==> flow/design.v <==
module router_fsm(input clock, resetn, pkt_valid, parity_done, soft_reset_0, soft_reset_1, soft_reset_2,
                        fifo_full, low_pkt_valid, fifo_empty_0, fifo_empty_1, fifo_empty_2,
                  input [1:0] data_in,
                  output busy, detect_add, ld_state, laf_state, full_state, write_enb_reg, rst_int_reg, lfd_state);
parameter Decode_Address = 3'b000, 
          Load_First_Data = 3'b001,
          Wait_Till_Empty = 3'b010,
          Load_Data = 3'b011,
          Check_Parity_Error = 3'b100,
          Load_Parity = 3'b101,
          Fifo_Full_State = 3'b110,
          Load_After_Full = 3'b111;
reg [2:0] state, next_state;
always @(posedge clock) begin
    if (!resetn) state <= Decode_Address;
    else if((soft_reset_0 && (data_in[1:0] == 0)) | (soft_reset_1 && (data_in[1:0] == 1)) | (soft_reset_2 && (data_in[1:0] == 2))) state <= Decode_Address;
    else state <= next_state; 
end
always @(*) begin
    case(state)
    Decode_Address : begin  
        if(pkt_valid & (data_in[1:0] == 0 & fifo_empty_0 | data_in[1:0] == 1 & fifo_empty_1 | data_in[1:0] == 2 & fifo_empty_2))
        begin
            next_state = Load_First_Data;
        end
        else if(pkt_valid & (data_in[1:0] == 0 & !fifo_empty_0 | data_in[1:0] == 1 & !fifo_empty_1 | data_in[1:0] == 2 & !fifo_empty_2))
        begin
            next_state = Wait_Till_Empty;
        end
        else next_state = Decode_Address;
    end
    Load_First_Data : next_state = Load_Data;  
    Wait_Till_Empty : begin  
        if( (fifo_empty_0 && (data_in[1:0] == 0)) || (fifo_empty_1 && (data_in[1:0] == 1)) || (fifo_empty_2 && (data_in[1:0] == 2)) ) begin
            next_state = Load_First_Data;
        end
        else next_state = Wait_Till_Empty;
    end
    Load_Data : begin  
        if(fifo_full) next_state = Fifo_Full_State;
        else if (!fifo_full & !pkt_valid) next_state = Load_Parity;
        else next_state = Load_Data;
    end
    Fifo_Full_State : begin  
        if(!fifo_full) next_state = Load_After_Full;
        else next_state = Fifo_Full_State;
    end
    Load_Parity : next_state = Check_Parity_Error;  
    Check_Parity_Error : begin  
        if(fifo_full) next_state= Fifo_Full_State;
        else next_state = Decode_Address;
    end
    Load_After_Full : begin  
        if (parity_done) next_state = Decode_Address;
        else if(low_pkt_valid) next_state = Load_Parity;
        else next_state = Load_Data;
    end
    endcase
end
assign detect_add = (state == Decode_Address);
assign lfd_state = (state == Load_First_Data);
assign busy = (state == Load_First_Data) || (state == Load_Parity) || (state == Fifo_Full_State) || (state == Load_After_Full) || (state == Wait_Till_Empty) || (state == Check_Parity_Error);
assign ld_state = (state == Load_Data)||(state == Load_Parity) ;
assign write_enb_reg = (state == Load_First_Data)|(state == Load_Data)||(state == Load_Parity);
assign full_state = (state == Fifo_Full_State);
assign laf_state = (state == Load_After_Full);  
assign rst_int_reg = (state == Check_Parity_Error);
endmodule
module router_reg(input clock, resetn, pkt_valid, fifo_full, rst_int_reg, detect_add, 
                        ld_state, laf_state, full_state, lfd_state, 
                  output reg parity_done, low_pkt_valid, err, 
                  input [7:0] data_in, output reg [7:0] dout);
reg [7:0] a,c,d,e;
reg [8:0] b [31:0];
reg [4:0] count_b,count_a ;
always@(posedge clock) begin
    if(!resetn) begin
        dout <= 8'd0;
        parity_done <= 1'b0;
        low_pkt_valid <= 1'b0;
        err <= 1'b0;
        count_b <= 0;
        count_a <= 0;
        c <= 8'd0;
        d <= 8'd0;
    end
    else begin
    parity_done <= ((ld_state & !fifo_full & !pkt_valid) | (laf_state & low_pkt_valid & !parity_done)) & !detect_add;
    low_pkt_valid <= (ld_state & !pkt_valid);
        if(pkt_valid) begin
            if(detect_add) begin
                dout <= data_in;
                c <= data_in;
            end
            else if(ld_state||lfd_state) begin
                if(full_state) begin
                    b[count_b] <= data_in;
                    count_b <= count_b + 1;
                end
                else if(!full_state) begin
                    if(laf_state) begin
                        dout <= b[count_a];
                        count_a <= count_a + 1;
                    end
                    else begin
                        c <= c^data_in;
                        dout <= data_in;
                    end
                end 
            end 
        end
        else begin
            d <= data_in;
            dout <= data_in;
        end
    end
err <= (c==d) ? 0 : 1 ;
end
endmodule
module router_sync(input detect_add, write_enb_reg, clock, resetn, 
                         read_enb_0, read_enb_1, read_enb_2,
                         empty_0, empty_1, empty_2, 
                         full_0, full_1, full_2, 
                   input [1:0] data_in,
                   output reg vld_out_0, vld_out_1, vld_out_2,
                   output reg soft_reset_0, soft_reset_1, soft_reset_2, 
                   output reg fifo_full,
                   output reg [2:0] write_enb);
reg [1:0] q;
reg [4:0] count0,count1,count2;
always@(posedge clock)begin
    if(detect_add) q <= data_in;
end
always@(*)begin
    vld_out_0 <= !empty_0;
    vld_out_1 <= !empty_1;
    vld_out_2 <= !empty_2;
    case(q)
    2'b00 : begin
            fifo_full = full_0;
            write_enb = {2'b00, write_enb_reg};
            end 
    2'b01 : begin
            fifo_full = full_1;
            write_enb = {1'b0, write_enb_reg,1'b0};
            end
    2'b10 : begin
            fifo_full = full_2;
            write_enb = {write_enb_reg, 2'b00};
            end
    default : begin
                fifo_full = 0;
                write_enb = 3'd0;
    end
    endcase
end
always@(posedge clock) begin
    if(!resetn)begin
        count0<=5'd0;
        count1<=5'd0;
        count2<=5'd0;
        soft_reset_0 <= 1'b0;
        soft_reset_1 <= 1'b0;
        soft_reset_2 <= 1'b0;
    end
    else begin
        soft_reset_0 <= 1'b0;
        soft_reset_1 <= 1'b0;
        soft_reset_2 <= 1'b0;
        if (vld_out_0 && !read_enb_0) begin
            if (count0 == 5'b11101) begin
                soft_reset_0 <= 1'b1;
                count0 <= 5'd0;
            end
            else count0 <= count0 + 1'b1;
        end
        else count0 <= 5'd0;
        if (vld_out_1 && !read_enb_1) begin
            if (count1 == 5'b11101) begin
                soft_reset_1 <= 1'b1;
                count1 <= 5'd0;
            end
            else count1 <= count1 + 1'b1;
        end
        else count1 <= 5'd0;
        if (vld_out_2 && !read_enb_2) begin
            if (count2 == 5'b11101) begin
                soft_reset_2 <= 1'b1;
                count2 <= 5'd0;
            end
            else count2 <= count2 + 1'b1;
        end
        else count2 <= 5'd0;
    end
end
endmodule
module router_fifo(input clock, resetn, write_enb, read_enb, soft_reset, lfd_state,
                   input [7:0] data_in, output full, empty, output [7:0] data_out);
reg [8:0] mem [0:15];
reg [3:0] rd_pointer, wr_pointer;
reg [8:0] packet_out;
wire [8:0]packet;
reg [6:0] length;
reg [4:0] status_count;
assign empty = (status_count == 0 ) ? 1'b1 : 1'b0 ;
assign full = (status_count == 5'd16) ? 1'b1 : 1'b0 ;
assign packet[7:0] = data_in[7:0];
assign packet[8] = lfd_state;
assign data_out = resetn ?  packet_out[7:0] : 8'd0;
always@(posedge clock) begin
    if(!resetn || soft_reset) status_count <= 5'd0;
    else if(full == 1'b0 && write_enb & empty == 1'b0 && read_enb) status_count <= status_count;
    else if (full == 1'b0 && write_enb) status_count <= status_count + 1'b1;
    else if(empty == 1'b0 && read_enb ) status_count <= status_count - 1'b1;
    else status_count <= status_count;
end
always@(posedge clock) begin
    if(!resetn || soft_reset) begin  
        wr_pointer <= 4'd0;
    end
    else if(full == 1'b0 && write_enb) begin  
            mem[wr_pointer[3:0]] <= packet;
            wr_pointer <= wr_pointer + 1'b1;
    end
end
always@(posedge clock) begin
    if(!resetn || soft_reset) begin  
        rd_pointer <= 4'd0;
        packet_out <= 9'd0;
    end
    else begin 
        if(empty == 1'b0 && read_enb ) begin  
                packet_out <= mem[rd_pointer[3:0]];
                rd_pointer <= rd_pointer + 1'b1;
        end
        if (length == 0 && (empty || !mem[rd_pointer[3:0]][8])) packet_out <= 9'd0;
    end
end
always@(posedge clock)begin
    if (!resetn || soft_reset) begin
        length <= 0;
    end
    else if(empty == 1'b0 && read_enb ) begin
        if(mem[rd_pointer[3:0]][8])begin
                length <= mem[rd_pointer[3:0]][7:2] + 1'b1;
        end
        else if (length != 0)  begin
                length <= length - 1'b1;
        end
    end
end
endmodule
module router_top(input clock, resetn, read_enb_0, read_enb_1, read_enb_2, pkt_valid,
                  input [7:0] data_in, output [7:0] data_out_0, data_out_1, data_out_2,
                  output valid_out_0, valid_out_1, valid_out_2, error, busy);
wire parity_done,detect_add;
wire ld_state, laf_state, full_state, write_enb_reg, rst_int_reg, lfd_state;
wire [2:0] fifo_empty, full,w_enb, write_enb, soft_reset_temp;
wire fifo_full,low_pkt_valid,soft_reset_0,soft_reset_1,soft_reset_2;
wire [7:0] dout;
wire read_enb_temp[2:0];
wire [7:0] data_out_temp[2:0];
assign soft_reset_temp[0] = soft_reset_0;
assign soft_reset_temp[1] = soft_reset_1;
assign soft_reset_temp[2] = soft_reset_2;
assign read_enb_temp[0] = read_enb_0;
assign read_enb_temp[1] = read_enb_1;
assign read_enb_temp[2] = read_enb_2;
assign data_out_0 = data_out_temp[0];
assign data_out_1 = data_out_temp[1];
assign data_out_2 = data_out_temp[2];
router_fsm dut1(.clock(clock),
                .resetn(resetn),
                .pkt_valid(pkt_valid),
                .parity_done(parity_done),
                .soft_reset_0(soft_reset_0),
                .soft_reset_1(soft_reset_1),
                .soft_reset_2(soft_reset_2),
                .fifo_full(fifo_full),
                .low_pkt_valid(low_pkt_valid),
                .fifo_empty_0(fifo_empty[0]),
                .fifo_empty_1(fifo_empty[1]),
                .fifo_empty_2(fifo_empty[2]),
                .data_in(data_in[1:0]),
                .busy(busy),
                .detect_add(detect_add),
                .ld_state(ld_state),
                .laf_state(laf_state),
                .full_state(full_state),
                .write_enb_reg(write_enb_reg),
                .rst_int_reg(rst_int_reg),
                .lfd_state(lfd_state));
router_reg dut2(.clock(clock),
                .resetn(resetn),
                .pkt_valid(pkt_valid),
                .fifo_full(fifo_full),
                .detect_add(detect_add),
                .ld_state(ld_state),
                .laf_state(laf_state),
                .full_state(full_state),
                .rst_int_reg(rst_int_reg),
                .lfd_state(lfd_state),
                .parity_done(parity_done),
                .low_pkt_valid(low_pkt_valid),
                .err(error),
                .data_in(data_in),
                .dout(dout));
router_sync dut3(.clock(clock),
                .resetn(resetn),
                .detect_add(detect_add),
                .read_enb_0(read_enb_0),
                .read_enb_1(read_enb_1),
                .read_enb_2(read_enb_2),
                .write_enb_reg(write_enb_reg),
                .empty_0(fifo_empty[0]),
                .empty_1(fifo_empty[1]),
                .empty_2(fifo_empty[2]),
                .full_0(full[0]),
                .full_1(full[1]),
                .full_2(full[2]),
                .data_in(data_in[1:0]),
                .vld_out_0(valid_out_0),
                .vld_out_1(valid_out_1),
                .vld_out_2(valid_out_2),
                .soft_reset_0(soft_reset_0),
                .soft_reset_1(soft_reset_1),
                .soft_reset_2(soft_reset_2),
                .fifo_full(fifo_full),
                .write_enb(w_enb));
genvar x;
generate for (x= 0 ; x<3 ; x = x+1)
begin:fifo
	router_fifo f(.clock(clock),
                  .resetn(resetn), 
                  .soft_reset(soft_reset_temp[x]),
	              .lfd_state(lfd_state),
                  .write_enb(w_enb[x]),
                  .data_in(dout), 
                  .read_enb(read_enb_temp[x]),
	              .full(full[x]), 
                  .empty(fifo_empty[x]), 
                  .data_out(data_out_temp[x]));
end
endgenerate	
endmodule
* From RTL to reports: router_top
The steps from the RTL of router_top to its reports follow in flow order. Lines are those of the file above, counted from 1. Not given: --
Design: design top router_top, clock input clock, library sky130hd, timing corner tt_025C_1v80

* After elaboration
Source: Yosys, flattened and elaborated, memories not mapped. Widths are those after wreduce. Print and check cells do not count. Equal cells are merged and count once. Memory sizes are those after Yosys's memory passes, which may raise the word count (mostly to a power of two), join words into wider ones and drop unused or constant bits.
Operators by class: reductions and logical operators 93, add/sub/neg operators 23, $mul 0, equal/unequal tests 22, bitwise operators 42, shift operators 0, divide/modulo/power cells 0, order comparisons 0, multiplexer cells 87
Operator list (number):
- 9-bit 2-to-1 mux | 11
- 8-bit 2-to-1 mux | 12
- 5-bit 2-to-1 mux | 13
- 4-bit 2-to-1 mux | 12
- 7-bit 2-to-1 mux | 6
- 5-bit by 1-bit adder with 5-bit output with constant B | 8
- 5-bit == test with constant B | 6
- 1-bit logical AND | 24
- 4-bit by 1-bit adder with 4-bit output with constant B | 6
- 3-bit case mux with 8-bit select | 1
- 1-bit 2-to-1 mux | 22
- 6-bit by 1-bit adder with 7-bit output with constant B | 3
- 7-bit by 1-bit subtractor with 7-bit output with constant B | 3
- 7-bit zero test | 3
- 7-bit nonzero test | 3
- 2-bit AND reduction | 10
- 1-bit AND | 18
- 3-bit 2-to-1 mux | 6
- 1-bit logical OR | 16
- 1-bit inverter | 15
- 5-bit by 1-bit subtractor with 5-bit output with constant B | 3
- 5-bit zero test | 3
- 1-bit zero test | 14
- 2-bit nonzero test | 7
- 3-bit == test with constant B | 4
- 3-bit OR reduction | 3
- 3-bit case mux with 3-bit select | 1
- 1-bit bitwise OR | 8
Not listed: further kinds 16, cells in them 26.
Storage and ports: bits in registers 144, memories 4, ROM bits 0, output and inout bits 29, bits in writable memories 720, clocked read ports x word width 36, cells after elaboration 302, latch bits 0
Memories:
- dut2.b | words 32, bits a word 9, rd ports 1, wr ports 1, line 74 | reg [8:0] b [31:0];
- fifo[0].f.mem | words 16, bits a word 9, rd ports 1, wr ports 1, line 199 | reg [8:0] mem [0:15];
- fifo[1].f.mem | words 16, bits a word 9, rd ports 1, wr ports 1, line 199
- fifo[2].f.mem | words 16, bits a word 9, rd ports 1, wr ports 1, line 199

* Logic depth
Longest topological path by Yosys (ltp), each cell counted once; first at word level (registers and memories cut), then after technology mapping (sequential cells cut; the memories' decode and read muxes count).
Depth: depth after elaboration 10, ABC_AREA 1, gate-level depth with buffers 18, mapped depth without buffers 15

* Synthesis result
Source: synth_stat.txt of the flow (Yosys; design flattened, memories mapped). It holds for the ABC_AREA given above (unset counts as 0); a run with the other value may have another netlist.
Cell types (number):
- sky130_fd_sc_hd__edfxtp_1 | 690
- sky130_fd_sc_hd__dfxtp_1 | 164
- sky130_fd_sc_hd__o21ai_0 | 335
- sky130_fd_sc_hd__nand2_1 | 444
- sky130_fd_sc_hd__nor2_1 | 413
- sky130_fd_sc_hd__nand3_1 | 264
- sky130_fd_sc_hd__inv_1 | 290
- sky130_fd_sc_hd__a21oi_1 | 161
- sky130_fd_sc_hd__ha_1 | 44
- sky130_fd_sc_hd__o221ai_1 | 55
- sky130_fd_sc_hd__o211ai_1 | 64
- sky130_fd_sc_hd__clkbuf_1 | 74
- sky130_fd_sc_hd__buf_2 | 48
- sky130_fd_sc_hd__o22ai_1 | 29
- sky130_fd_sc_hd__buf_6 | 16
- sky130_fd_sc_hd__xor2_1 | 20
- sky130_fd_sc_hd__xnor2_1 | 13
- sky130_fd_sc_hd__nor3_1 | 18
Not listed: further types 29, cells in them 123.
Mapped netlist: cell count 3265, mapped flip-flops 854, sequential area 24003.0 um^2, cell area after synthesis 35734.3 um^2

* Path before layout
Source: OpenSTA report_checks on the synthesized netlist (no wires, ideal clock, input and output delay 20% of the period each), path of least setup slack; recovery checks are left aside. Register names are those of the netlist, which keeps one name where synthesis merged equal registers.
Timing path post-synthesis: path type register to register, start reg dut1.state, end reg fifo[2].f.status_count[4], clock period 5.0 ns, driving pins on the path 13, buffers on the path 0, data required time 4.881 ns, delay of the path 2.998 ns, arrival 2.879 ns, path slack 2.002 ns, library setup time 0.119 ns, synthesis period reached 2.998 ns
"delay of the path" is the arrival time less input delay plus setup time. "driving pins on the path": output pins that drive a net of the path, with the launching flip-flop's if there is one; two outputs of one cell count as two. "synthesis period reached" = period - worst setup slack (recovery checks aside). The figure is calculated, with input and output delays left at 20% of the set period. Where an end lacks its bit number, it is one bit of the signal, or one of the new flip-flops if synthesis recoded a state register. The rows between start and end are the longest chain of elaborated cells between them; the timing report does not say that the signal goes this way. Where chains are equally long, one stands for them. Each line given opens the expression or statement behind the cell; cells for indexed reads and writes are added by Yosys, which also makes memories of some case tables. A register here has more assigning lines than the two given.
On the way, post-synthesis: path through sky130_fd_sc_hd__dfxtp_1 > sky130_fd_sc_hd__nor2_1 > sky130_fd_sc_hd__inv_1 > sky130_fd_sc_hd__nand3_1 > sky130_fd_sc_hd__nor2_1 > sky130_fd_sc_hd__inv_1 > sky130_fd_sc_hd__fa_1 > sky130_fd_sc_hd__nand2_1 > sky130_fd_sc_hd__nand2_1 > sky130_fd_sc_hd__a21oi_1 > sky130_fd_sc_hd__mux2_2 > sky130_fd_sc_hd__o21ai_0 > sky130_fd_sc_hd__a21oi_1, length of the longest elaborated chain 9, elaborated cells between the ends (all ways) 14, classes of those cells eq/ne: 3; mux: 2; logic: 3; reduce/logical: 6
RTL lines, path post-synthesis:
- from (decl) | line 13 | reg [2:0] state, next_state;
- from (assign) | line 15 | if (!resetn) state <= Decode_Address;
- from (assign) | line 16 | else if((soft_reset_0 && (data_in[1:0] == 0)) | (soft_reset_1 && (data_in[1:0] == 1)) | (soft_reset_2 && (data ...
- 3-bit by 1-bit == test with 1-bit output | line 64 | assign write_enb_reg = (state == Load_First_Data)|(state == Load_Data)||(state == Load_Parity);
- 1-bit bitwise OR | line 64
- 1-bit logical OR | line 64
- 3-bit case mux with 3-bit select | line 138 | case(q)
- 1-bit AND | line 212 | else if(full == 1'b0 && write_enb & empty == 1'b0 && read_enb) status_count <= status_count;
- 1-bit logical AND x2 | line 212
- 1-bit inverter
- 2-bit AND reduction
- to (assign) | line 212
- to (assign) | line 213 | else if (full == 1'b0 && write_enb) status_count <= status_count + 1'b1;
- to (decl) | line 204 | reg [4:0] status_count;

* Worst path after layout
Path of least setup slack in the final report of run A (OpenROAD, finished layout, wires in). Where an end is a register, its clock arrival counts in the times.
Timing path after layout: path type input to register, start in pkt_valid, end mem dut2.b[25][1], buffers on the path 1, data required time 4.74 ns, arrival 4.09 ns, library setup time 0.37 ns, path slack 0.65 ns, clock period 4.47 ns, driving pins on the path 9
The rows between start and end are the longest chain of elaborated cells between them; the timing report does not say that the signal goes this way. Where chains are equally long, one stands for them. Only ways into the end's enable, where the timed path ends, are counted here.
On the way, after layout: path through sky130_fd_sc_hd__clkdlybuf4s50_1 > sky130_fd_sc_hd__inv_2 > sky130_fd_sc_hd__nor2_1 > sky130_fd_sc_hd__inv_1 > sky130_fd_sc_hd__nor3_1 > sky130_fd_sc_hd__inv_1 > sky130_fd_sc_hd__nor2_1 > sky130_fd_sc_hd__nand2_1 > sky130_fd_sc_hd__nor2_1, length of the longest elaborated chain 2, elaborated cells between the ends (all ways) 4, source lines of those cells 2, classes of those cells mux: 4
RTL lines, path after layout:
- from (decl) | line 253 | module router_top(input clock, resetn, read_enb_0, read_enb_1, read_enb_2, pkt_valid,
- 5-bit 2-to-1 mux | line 90 | if(pkt_valid) begin
- 5-bit 2-to-1 mux | line 77 | if(!resetn) begin
- to (decl) | line 74 | reg [8:0] b [31:0];

4 stored runs of router_top in the flow (synthesis by Yosys, layout by OpenROAD, sky130hd cells), in arbitrary order. Constraints: input delay and output delay 20% of the set period each, output load 0.01 pF.
"period achieved": clock period set for the run, less the worst setup slack. It is reckoned from that one timing run; input and output delays stay at 20% of the period that was set.
"time on the worst setup path": the worst setup path's part of the clock period (all of it between registers, 20% less for each end at a port) less its slack. A launch clock that arrives late makes it longer, a capture clock that arrives late makes it shorter.
"total power after layout": no workload was simulated; the value follows from the tool's default switching activity.

[run A] flow files
==> flow/run.sh <==
#!/bin/bash
# the make line also repeats the synthesis and layout settings of config.mk as NAME=value (left out here)
make -C /OpenROAD-flow-scripts/flow DESIGN_CONFIG=/design/flow/config.mk WORK_HOME=/design/flow/orfs CLKGATE_MAP_FILE= finish
==> flow/config.mk <==
export PLATFORM = sky130hd
export DESIGN_NAME = router_top
export DESIGN_NICKNAME = router_top
export VERILOG_FILES = /design/flow/design.v
export SDC_FILE = /design/flow/constraint.sdc
export NUM_CORES = 4
export LEC_CHECK = 0
export ABC_AREA = 1
export CAP_MARGIN = 25
export CELL_PAD_IN_SITES_GLOBAL_PLACEMENT = 1
export CORE_MARGIN = 2
export CORE_UTILIZATION = 37
export CTS_CLUSTER_DIAMETER = 333
export GPL_ROUTABILITY_DRIVEN = 1
export GPL_TIMING_DRIVEN = 0
export PLACE_DENSITY_LB_ADDON = 0.3
export SLEW_MARGIN = 5
export TNS_END_PERCENT = 75
==> flow/constraint.sdc <==
create_clock -name core_clock -period 4.47 [get_ports {clock}]
set_input_delay 0.8940 -clock core_clock [delete_from_list [all_inputs] [get_ports {clock}]]
set_output_delay 0.8940 -clock core_clock [all_outputs]
set_load 0.01 [all_outputs]

[run A] result: synthesis area 35734.3 um^2; die size 99080.2 um^2; area of the standard cells in the finished layout 41402.2 um^2; post-layout utilization 0.434; smallest setup slack 0.649 ns; post-route setup TNS 0.000 ns; worst-case hold slack 0.453 ns; total power after layout 22.494 mW; period achieved 3.821 ns; time on the worst setup path 2.93 ns; type of the worst setup path input to register

[run B] flow files
==> flow/run.sh <==
#!/bin/bash
# the make line also repeats the synthesis and layout settings of config.mk as NAME=value (left out here)
make -C /OpenROAD-flow-scripts/flow DESIGN_CONFIG=/design/flow/config.mk WORK_HOME=/design/flow/orfs CLKGATE_MAP_FILE= finish
==> flow/config.mk <==
export PLATFORM = sky130hd
export DESIGN_NAME = router_top
export DESIGN_NICKNAME = router_top
export VERILOG_FILES = /design/flow/design.v
export SDC_FILE = /design/flow/constraint.sdc
export NUM_CORES = 4
export LEC_CHECK = 0
export CAP_MARGIN = 20
export CORE_MARGIN = 2
export CORE_UTILIZATION = 40
export SETUP_SLACK_MARGIN = 0.29
export SLEW_MARGIN = 20
==> flow/constraint.sdc <==
create_clock -name core_clock -period 3.75 [get_ports {clock}]
set_input_delay 0.7500 -clock core_clock [delete_from_list [all_inputs] [get_ports {clock}]]
set_output_delay 0.7500 -clock core_clock [all_outputs]
set_load 0.01 [all_outputs]

[run B] result: synthesis area 34396.7 um^2; die size 88354.6 um^2; area of the standard cells in the finished layout 39520.4 um^2; post-layout utilization 0.464; smallest setup slack 0.394 ns; post-route setup TNS 0.000 ns; worst-case hold slack 0.448 ns; total power after layout 24.545 mW; period achieved 3.356 ns; time on the worst setup path 2.61 ns; type of the worst setup path register to output

[run C] flow files
==> flow/run.sh <==
#!/bin/bash
# the make line also repeats the synthesis and layout settings of config.mk as NAME=value (left out here)
make -C /OpenROAD-flow-scripts/flow DESIGN_CONFIG=/design/flow/config.mk WORK_HOME=/design/flow/orfs CLKGATE_MAP_FILE= finish
==> flow/config.mk <==
export PLATFORM = sky130hd
export DESIGN_NAME = router_top
export DESIGN_NICKNAME = router_top
export VERILOG_FILES = /design/flow/design.v
export SDC_FILE = /design/flow/constraint.sdc
export NUM_CORES = 4
export LEC_CHECK = 0
export CAP_MARGIN = 20
export CELL_PAD_IN_SITES_DETAIL_PLACEMENT = 2
export CORE_ASPECT_RATIO = 1.35
export CORE_MARGIN = 2
export CORE_UTILIZATION = 72
export CTS_CLUSTER_SIZE = 38
export GPL_TIMING_DRIVEN = 0
export MAX_ROUTING_LAYER = met4
export PLACE_DENSITY_LB_ADDON = 0.12
export SLEW_MARGIN = 20
==> flow/constraint.sdc <==
create_clock -name core_clock -period 5.75 [get_ports {clock}]
set_input_delay 1.1500 -clock core_clock [delete_from_list [all_inputs] [get_ports {clock}]]
set_output_delay 1.1500 -clock core_clock [all_outputs]
set_load 0.01 [all_outputs]

[run C] result: no results, placement failed with DPL-0033

[run D] flow files
==> flow/run.sh <==
#!/bin/bash
# the make line also repeats the synthesis and layout settings of config.mk as NAME=value (left out here)
make -C /OpenROAD-flow-scripts/flow DESIGN_CONFIG=/design/flow/config.mk WORK_HOME=/design/flow/orfs CLKGATE_MAP_FILE= finish
==> flow/config.mk <==
export PLATFORM = sky130hd
export DESIGN_NAME = router_top
export DESIGN_NICKNAME = router_top
export VERILOG_FILES = /design/flow/design.v
export SDC_FILE = /design/flow/constraint.sdc
export NUM_CORES = 4
export LEC_CHECK = 0
export CAP_MARGIN = 20
export CORE_ASPECT_RATIO = 0.96
export CORE_MARGIN = 10
export CORE_UTILIZATION = 32
export GPL_ROUTABILITY_DRIVEN = 0
export GPL_TIMING_DRIVEN = 1
export MAX_ROUTING_LAYER = met5
export SETUP_SLACK_MARGIN = 0.45
export SLEW_MARGIN = 35
export TNS_END_PERCENT = 75
==> flow/constraint.sdc <==
create_clock -name core_clock -period 4.12 [get_ports {clock}]
set_input_delay 0.8240 -clock core_clock [delete_from_list [all_inputs] [get_ports {clock}]]
set_output_delay 0.8240 -clock core_clock [all_outputs]
set_load 0.01 [all_outputs]

[run D] result: synthesis area 34396.7 um^2; die size 121005.0 um^2; area of the standard cells in the finished layout 39791.9 um^2; post-layout utilization 0.374; smallest setup slack 0.599 ns; post-route setup TNS 0.000 ns; worst-case hold slack 0.452 ns; total power after layout 22.381 mW; period achieved 3.521 ns; time on the worst setup path 2.70 ns; type of the worst setup path register to output
